==> flow/design.v <==
`timescale 1ns / 1ps
module cordic_sin_cos#(
 parameter OUT_WIDTH = 16,
 parameter OUT_REGISTER_EN = 1,
 parameter K = 16'h4DBA
)(
 input                       clk,
 input                       rst_n,
 input  [19:0]               angle,
 output [OUT_WIDTH-1:0]      cos_o,
 output [OUT_WIDTH-1:0]      sin_o
    );
    localparam OUT_WIDTH_EXP = 4;
    localparam K_EXP = {K,{OUT_WIDTH_EXP{1'b0}}};
    localparam ITERATION_NUM = OUT_WIDTH;
    localparam [16*21-1:0] actan_table =  { 21'h20000,21'h12E40,21'h09FB4,21'h05111,
                                            21'h028B1,21'h0145D,21'h00A2F,21'h00518,
                                            21'h0028C,21'h00146,21'h000A3,21'h00051,
                                            21'h00029,21'h00014,21'h0000A,21'h00005};
    reg  signed [OUT_WIDTH+OUT_WIDTH_EXP:0]   real_x[0:ITERATION_NUM];
    reg  signed [OUT_WIDTH+OUT_WIDTH_EXP:0]   imag_y[0:ITERATION_NUM];
    reg  signed [20:0]                        angl_z[0:ITERATION_NUM];
    wire        [1:0]                         quadrant;
    reg  signed [OUT_WIDTH+OUT_WIDTH_EXP:0]   init_x;
    reg  signed [OUT_WIDTH+OUT_WIDTH_EXP:0]   init_y;
    reg  signed [20:0]                        init_z;
    assign quadrant = angle[19:18];
    always @(quadrant,angle) begin
        case (quadrant)
            2'b00:begin
                init_x = K_EXP;
                init_y = 0;
                init_z = {1'b0,angle};
            end
            2'b01:begin
                init_x = -K_EXP;
                init_y = 0;
                init_z = {3'b111,angle[17:0]};
            end
            2'b10: begin
                init_x = -K_EXP;
                init_y = 0;
                init_z = {3'b000,angle[17:0]};
            end
            2'b11:begin
                init_x = K_EXP;
                init_y = 0;
                init_z = {1'b1,angle};
            end
            default:begin
                init_x = 0;
                init_y = 0;
                init_z = 0;
            end
        endcase
    end
    always@(posedge clk or negedge rst_n)  
    begin
        if(rst_n == 1'b0)begin
            real_x[0] <= 'h0;
            imag_y[0] <= 'h0;
            angl_z[0] <= 'h0;
        end else begin
            real_x[0] <= init_x;
            imag_y[0] <= init_y;
            angl_z[0] <= init_z;
        end
    end
    genvar i;
    generate
        for (i = 1 ; i <= ITERATION_NUM; i= i + 1)
        begin: iter
                always@(posedge clk or negedge rst_n)  
                    begin
                        if(rst_n == 1'b0)begin
                            real_x[i] <= 'h0;
                            imag_y[i] <= 'h0;
                            angl_z[i] <= 'h0;
                        end else if(angl_z[i-1][20]==1'b1)begin  
                            real_x[i] <= real_x[i-1] + ( imag_y[i-1]>>>(i-1) );
                            imag_y[i] <= imag_y[i-1] - ( real_x[i-1]>>>(i-1) );
                            angl_z[i] <= angl_z[i-1] + $signed(actan_table[(21*(16-i+1)-1)-:21]);
                        end else begin
                            real_x[i] <= real_x[i-1] - ( imag_y[i-1]>>>(i-1) );
                            imag_y[i] <= imag_y[i-1] + ( real_x[i-1]>>>(i-1) );
                            angl_z[i] <= angl_z[i-1] - $signed(actan_table[(21*(16-i+1)-1)-:21]);
                        end
                    end
        end
    endgenerate
    wire [OUT_WIDTH:0]   real_x_cut;
    wire [OUT_WIDTH:0]   imag_y_cut;
    reg  [OUT_WIDTH-1:0] cos_over_pro;
    reg  [OUT_WIDTH-1:0] sin_over_pro;
    assign real_x_cut = real_x[ITERATION_NUM][OUT_WIDTH+OUT_WIDTH_EXP:OUT_WIDTH_EXP];
    assign imag_y_cut = imag_y[ITERATION_NUM][OUT_WIDTH+OUT_WIDTH_EXP:OUT_WIDTH_EXP];
    always@(*)begin
            case(real_x_cut[OUT_WIDTH:OUT_WIDTH-1])
                2'b00:cos_over_pro = real_x_cut[OUT_WIDTH-1:0];
                2'b01:cos_over_pro = {1'b0,{(OUT_WIDTH-1){1'b1}}};
                2'b10:cos_over_pro = {1'b1,{(OUT_WIDTH-2){1'b0}},1'b1};
                2'b11:cos_over_pro = real_x_cut[OUT_WIDTH-1:0];
                default:cos_over_pro = real_x_cut[OUT_WIDTH-1:0];
            endcase
    end
    always@(*)begin
            case(imag_y_cut[OUT_WIDTH:OUT_WIDTH-1])
                2'b00:sin_over_pro = imag_y_cut[OUT_WIDTH-1:0];
                2'b01:sin_over_pro = {1'b0,{(OUT_WIDTH-1){1'b1}}};
                2'b10:sin_over_pro = {1'b1,{(OUT_WIDTH-2){1'b0}},1'b1};
                2'b11:sin_over_pro = imag_y_cut[OUT_WIDTH-1:0];
                default:sin_over_pro = imag_y_cut[OUT_WIDTH-1:0];
            endcase
    end
    generate if (OUT_REGISTER_EN == 1'b1) begin:reg_out
        reg [OUT_WIDTH-1:0] cos_r;
        reg [OUT_WIDTH-1:0] sin_r;
        always@(posedge clk or negedge rst_n) begin
            if(rst_n == 1'b0)begin
                cos_r <= 'h0;
                sin_r <= 'h0;
            end else begin
                cos_r <= cos_over_pro;
                sin_r <= sin_over_pro;
            end
        end
        assign cos_o = cos_r;
        assign sin_o = sin_r;
    end else begin:no_reg_out
        assign cos_o = cos_over_pro;
        assign sin_o = sin_over_pro;
    end
    endgenerate
endmodule
`timescale 1ns / 1ps
module cordic_dds #(
 parameter OUT_WIDTH = 16,
 parameter OUT_REGISTER_EN = 1,
 parameter FREQ_WORD_INIITIAL = 32'h6D3A06,  
 parameter PHASE_WORD_INIITIAL = 0,
 parameter K = 16'h4DBA
)(
 input                      clk,
 input                      rst_n,
 input                      cfg_vld,
 input      [31:0]          cfg_freq_word,
 input      [31:0]          cfg_phase_word,
 output reg                 sig_vld_o,
 output     [OUT_WIDTH-1:0] sin_o,
 output     [OUT_WIDTH-1:0] cos_o
    );
 localparam PRO_DELAY = OUT_WIDTH + OUT_REGISTER_EN;
 reg [31:0] phase_accum;  
 reg [31:0] add_freq_wd;
 reg [4:0]  pro_cnt;
 always@(posedge clk or negedge rst_n)  
 begin
     if(rst_n == 1'b0)begin
         phase_accum <= PHASE_WORD_INIITIAL;
         add_freq_wd <= FREQ_WORD_INIITIAL;
     end else if(cfg_vld == 1'b1)begin 
         phase_accum <= cfg_phase_word;
         add_freq_wd <= cfg_freq_word;
     end else begin
         phase_accum <=  phase_accum + add_freq_wd;
     end
 end
 always@(posedge clk or negedge rst_n)  
 begin
     if(rst_n == 1'b0)begin
         pro_cnt <= 'h0;
         sig_vld_o <= 1'b0;
     end else if(pro_cnt == PRO_DELAY) begin
         pro_cnt <=  pro_cnt;
         sig_vld_o <= 1'b1;
     end else begin
         pro_cnt <=  pro_cnt + 1'b1;
         sig_vld_o <= 1'b0;
     end
 end
 cordic_sin_cos #(
 .OUT_WIDTH (OUT_WIDTH),
 .OUT_REGISTER_EN(OUT_REGISTER_EN),
 .K(K)
 )cordic_sin_cos_inst(
 .clk    (clk),
 .rst_n  (rst_n),
 .angle  (phase_accum[31:12]),
 .cos_o  (cos_o),
 .sin_o  (sin_o)
  );
endmodule
# [Reports on cordic_dds]
# Tool output for the design above, in the order of the flow.
# Line numbers count from 1 in the design file above.
# Operators: Yosys type, input widths -> output width; for muxes data width and select width s.
# Not given: n/a
[setup] design="cordic_dds" clk_port="clk" library="sky130hd" pvt_corner="tt_025C_1v80"

# [Word-level counts]
# Counts by Yosys on the flattened word-level netlist (proc, flatten, opt, wreduce). Print and check cells are left out. Cells with the same type and inputs are merged into one.
[word_totals] regBits=1152 out_inout_bits=33 word_cells=223
[classes] n_addsub=95 equal=10 n_mux=54 reduce_and_logical=8
[ops] operator="$mux 21" n=48
[ops] operator="$pmux 16 s3" n=2
[ops] operator="$pmux 21 s4" n=1
[ops] operator="$add 21x10->21" n=2
[ops] operator="$sub 21x10->21" n=2
[ops] operator="$add 21x11->21" n=2
[ops] operator="$sub 21x11->21" n=2
[ops] operator="$add 21x12->21" n=2
[ops] operator="$sub 21x12->21" n=2
[ops] operator="$add 21x13->21" n=2
[ops] operator="$sub 21x13->21" n=2
[ops] operator="$add 21x14->21" n=2
[ops] operator="$sub 21x14->21" n=2
[ops] operator="$add 21x15->21" n=2
[ops] operator="$sub 21x15->21" n=2
[ops] operator="$add 21x16->21" n=2
[ops] operator="$sub 21x16->21" n=2
[ops] operator="$add 21x17->21" n=2
[ops] operator="$sub 21x17->21" n=2
[ops] operator="$add 21x18->21" n=2
[ops] operator="$sub 21x18->21" n=2
[ops] operator="$add 21x19->21" n=2
[ops] operator="$sub 21x19->21" n=2
[ops] operator="$add 21x20->21" n=2
[ops] operator="$sub 21x20->21" n=2
[ops] operator="$sub 21x21->21" n=2
[ops] operator="$add 21x6->21" n=2
[ops] operator="$sub 21x6->21" n=2
# Not listed: further kinds 48, cells in them 66.

# [Logic depth]
# Yosys ltp: most cells in a row. Word level: on the elaborated netlist, between registers, memories and ports. Mapped: between sequential cells and ports; inverters and the memories' decode and read muxes count.
[logic_depth] ltp_word=3 abc_area=0 depth_mapped=17 depth_no_buf=17

# [Synthesis result]
# Source: synth_stat.txt of the flow (Yosys; design flattened, memories mapped). It holds for the ABC_AREA given above (unset counts as 0); a run with the other value may have another netlist.
# The area totals of this step are shown rounded.
[synth_totals] cells=8052 synth_area_um2=75200 seq_area_um2=26100 ffs=1041
[by_type] cell="sky130_fd_sc_hd__dfrtp_1" n=1030
[by_type] cell="sky130_fd_sc_hd__ha_1" n=975
[by_type] cell="sky130_fd_sc_hd__xnor2_1" n=691
[by_type] cell="sky130_fd_sc_hd__a21oi_1" n=797
[by_type] cell="sky130_fd_sc_hd__xor2_1" n=326
[by_type] cell="sky130_fd_sc_hd__nor2_1" n=669
[by_type] cell="sky130_fd_sc_hd__a21o_1" n=302
[by_type] cell="sky130_fd_sc_hd__o21ai_0" n=396
[by_type] cell="sky130_fd_sc_hd__inv_1" n=457
[by_type] cell="sky130_fd_sc_hd__nand2_1" n=443
[by_type] cell="sky130_fd_sc_hd__nor3_1" n=257
[by_type] cell="sky130_fd_sc_hd__mux2_2" n=79
[by_type] cell="sky130_fd_sc_hd__fa_1" n=40
[by_type] cell="sky130_fd_sc_hd__nand3_1" n=147
[by_type] cell="sky130_fd_sc_hd__o21bai_1" n=96
[by_type] cell="sky130_fd_sc_hd__o21a_1" n=81
[by_type] cell="sky130_fd_sc_hd__mux2i_1" n=60
[by_type] cell="sky130_fd_sc_hd__nand2b_1" n=84
# Other cell types: 71; their cells: 1122.
# The figures by module come from a second, unflattened synthesis with its own total; it is not the netlist above.
[unflattened] hier_cells=7977 hier_area_um2=75600
# Rows give one instance, submodules left out.
[by_module] module="cordic_sin_cos" instances=1 n_cells=7517 area_um2=71000
[by_module] module="cordic_dds" instances=1 n_cells=460 area_um2=4510

# [Timing after synthesis]
# Source: OpenSTA report_checks on the synthesized netlist (no wires, ideal clock, input and output delay 20% of the period each), path of least setup slack; recovery checks are left aside. Register names are those of the netlist, which keeps one name where synthesis merged equal registers.
[synth_path] kind="register -> register" startpoint="register cordic_sin_cos_inst.angl_z[6][20]" endpoint="register cordic_sin_cos_inst.imag_y[7][17]" period_ns=5.0 setup_ns=0.090 t_first_pin_ns=0.000 t_arrival_ns=3.442 t_required_ns=4.910 path_slack_ns=1.468 delay_ns=3.532 stages=14 path_buffers=2 period_less_setup_slack_ns=3.532
# "delay_ns" = arrival - input delay + setup time.
# "stages": output pins that drive a net of the path, with the launching flip-flop's if there is one; two outputs of one cell count as two.
# "period_less_setup_slack_ns" is the clock period less the worst setup slack; recovery checks do not enter. This is arithmetic on one report: input and output delays are still those of the set period (20% each).
# The rows between start and end are the longest chain of elaborated cells between them; the timing report does not say that the signal goes this way. Where chains are equally long, one stands for them.
# Each line given opens the expression or statement behind the cell; cells for indexed reads and writes are added by Yosys, which also makes memories of some case tables.
# At most two assigning lines are given for a register; there are more.
[synth_between] cell_sequence="sky130_fd_sc_hd__dfrtp_1 > sky130_fd_sc_hd__clkbuf_1 > sky130_fd_sc_hd__clkbuf_1 > sky130_fd_sc_hd__mux2i_1 > sky130_fd_sc_hd__ha_1 > sky130_fd_sc_hd__nor2b_1 > sky130_fd_sc_hd__o21ai_0 > sky130_fd_sc_hd__a21boi_0 > sky130_fd_sc_hd__o21ai_1 > sky130_fd_sc_hd__a211oi_1 > sky130_fd_sc_hd__o32ai_1 > sky130_fd_sc_hd__o31ai_1 > sky130_fd_sc_hd__a2111o_1 > sky130_fd_sc_hd__o2111ai_1" elab_chain_cells=1 cells_between=1 lines_between=1
[synth_rtl] item="from (decl)" line=22 text="reg  signed [20:0]                        angl_z[0:ITERATION_NUM];"
[synth_rtl] item="from (assign)" line=82 text="angl_z[i] <= angl_z[i-1] + $signed(actan_table[(21*(16-i+1)-1)-:21]);"
[synth_rtl] item="from (assign)" line=86 text="angl_z[i] <= angl_z[i-1] - $signed(actan_table[(21*(16-i+1)-1)-:21]);"
[synth_rtl] item="$mux 21" line=79 text="end else if(angl_z[i-1][20]==1'b1)begin"
[synth_rtl] item="to (assign)" line=81 text="imag_y[i] <= imag_y[i-1] - ( real_x[i-1]>>>(i-1) );"
[synth_rtl] item="to (assign)" line=85 text="imag_y[i] <= imag_y[i-1] + ( real_x[i-1]>>>(i-1) );"
[synth_rtl] item="to (decl)" line=21 text="reg  signed [OUT_WIDTH+OUT_WIDTH_EXP:0]   imag_y[0:ITERATION_NUM];"

# [Path in the finished layout]
# Path of least setup slack in the final report of stored run 1 (OpenROAD, finished layout, wires in). Where an end is a register, its clock arrival counts in the times.
[layout_path] kind="register -> register" startpoint="register cordic_sin_cos_inst.imag_y[6][7]" endpoint="register cordic_sin_cos_inst.real_x[7][20]" period_ns=2.56 setup_ns=0.06 t_first_pin_ns=0.68 t_arrival_ns=4.15 t_required_ns=3.19 path_slack_ns=-0.96 stages=17 path_buffers=2
# The rows between start and end are the longest chain of elaborated cells between them; the timing report does not say that the signal goes this way. Where chains are equally long, one stands for them.
# At most two assigning lines are given for a register; there are more.
[layout_between] cell_sequence="sky130_fd_sc_hd__dfrtp_1 > sky130_fd_sc_hd__inv_2 > sky130_fd_sc_hd__ha_4 > sky130_fd_sc_hd__nor3b_4 > sky130_fd_sc_hd__buf_6 > sky130_fd_sc_hd__buf_6 > sky130_fd_sc_hd__a31oi_4 > sky130_fd_sc_hd__xor2_1 > sky130_fd_sc_hd__ha_2 > sky130_fd_sc_hd__a211o_1 > sky130_fd_sc_hd__o21ai_2 > sky130_fd_sc_hd__a21oi_2 > sky130_fd_sc_hd__a41o_1 > sky130_fd_sc_hd__o211a_1 > sky130_fd_sc_hd__o21a_1 > sky130_fd_sc_hd__o41ai_2 > sky130_fd_sc_hd__xnor2_1" elab_chain_cells=2 cells_between=3 lines_between=3
[layout_rtl] item="from (decl)" line=21 text="reg  signed [OUT_WIDTH+OUT_WIDTH_EXP:0]   imag_y[0:ITERATION_NUM];"
[layout_rtl] item="from (assign)" line=81 text="imag_y[i] <= imag_y[i-1] - ( real_x[i-1]>>>(i-1) );"
[layout_rtl] item="from (assign)" line=85 text="imag_y[i] <= imag_y[i-1] + ( real_x[i-1]>>>(i-1) );"
[layout_rtl] item="$sub 21x15->21" line=84 text="real_x[i] <= real_x[i-1] - ( imag_y[i-1]>>>(i-1) );"
[layout_rtl] item="$mux 21" line=79 text="end else if(angl_z[i-1][20]==1'b1)begin"
[layout_rtl] item="to (assign)" line=80 text="real_x[i] <= real_x[i-1] + ( imag_y[i-1]>>>(i-1) );"
[layout_rtl] item="to (assign)" line=84
[layout_rtl] item="to (decl)" line=20 text="reg  signed [OUT_WIDTH+OUT_WIDTH_EXP:0]   real_x[0:ITERATION_NUM];"

Ticket comment

Settings and measured results of 4 stored flow runs for module cordic_dds (sky130hd), not sorted in any way. The constraints put input and output delay at 20% of the set period each and load the outputs with 0.01 pF.
"achieved clock period" = clock period - worst setup slack. The figure is calculated, with input and output delays left at 20% of the set period.
The results are shown rounded.
[stored run 1] settings: CAP_MARGIN=15, CELL_PAD_IN_SITES_GLOBAL_PLACEMENT=1, CORE_ASPECT_RATIO=0.51, CORE_MARGIN=2, CORE_UTILIZATION=50, CTS_CLUSTER_DIAMETER=195, CTS_CLUSTER_SIZE=37, GPL_ROUTABILITY_DRIVEN=1, GPL_TIMING_DRIVEN=1, HOLD_SLACK_MARGIN=0.01, MAX_ROUTING_LAYER=met4, PLACE_DENSITY_LB_ADDON=0.01, SLEW_MARGIN=15, TNS_END_PERCENT=90, period_ns=2.56
[stored run 1] result: chip area after synthesis (Yosys) 75200 um^2, die area 154000 um^2, utilization 78.0 %, worst setup slack after layout -0.965 ns, total negative slack -210 ns, achieved clock period 3.525 ns
[stored run 2] settings: ABC_AREA=0, CAP_MARGIN=5, CELL_PAD_IN_SITES_DETAIL_PLACEMENT=1, CORE_ASPECT_RATIO=1.11, CORE_MARGIN=3, CORE_UTILIZATION=68, CTS_CLUSTER_DIAMETER=201, CTS_CLUSTER_SIZE=16, GPL_TIMING_DRIVEN=0, MAX_ROUTING_LAYER=met4, MIN_ROUTING_LAYER=met2, SETUP_SLACK_MARGIN=0.1, period_ns=5.0, SLEW_MARGIN=20
[stored run 2] result: did not finish, clock tree synthesis stopped with DPL-0033
[stored run 3] settings: CELL_PAD_IN_SITES_GLOBAL_PLACEMENT=2, CORE_MARGIN=8, CORE_UTILIZATION=50, GPL_TIMING_DRIVEN=1, PLACE_DENSITY_LB_ADDON=0.09, SLEW_MARGIN=5, TNS_END_PERCENT=90, period_ns=2.56, CAP_MARGIN=20
[stored run 3] result: chip area after synthesis (Yosys) 75200 um^2, die area 163000 um^2, utilization 78.2 %, worst setup slack after layout -0.907 ns, total negative slack -161 ns, achieved clock period 3.467 ns
[stored run 4] settings: CAP_MARGIN=5, CELL_PAD_IN_SITES_DETAIL_PLACEMENT=1, CORE_ASPECT_RATIO=1.11, CORE_MARGIN=3, SETUP_SLACK_MARGIN=0.1, period_ns=5.0, CORE_UTILIZATION=40, SLEW_MARGIN=20
[stored run 4] result: chip area after synthesis (Yosys) 75200 um^2, die area 193000 um^2, utilization 44.7 %, worst setup slack after layout 0.719 ns, total negative slack 0.000 ns, achieved clock period 4.281 ns
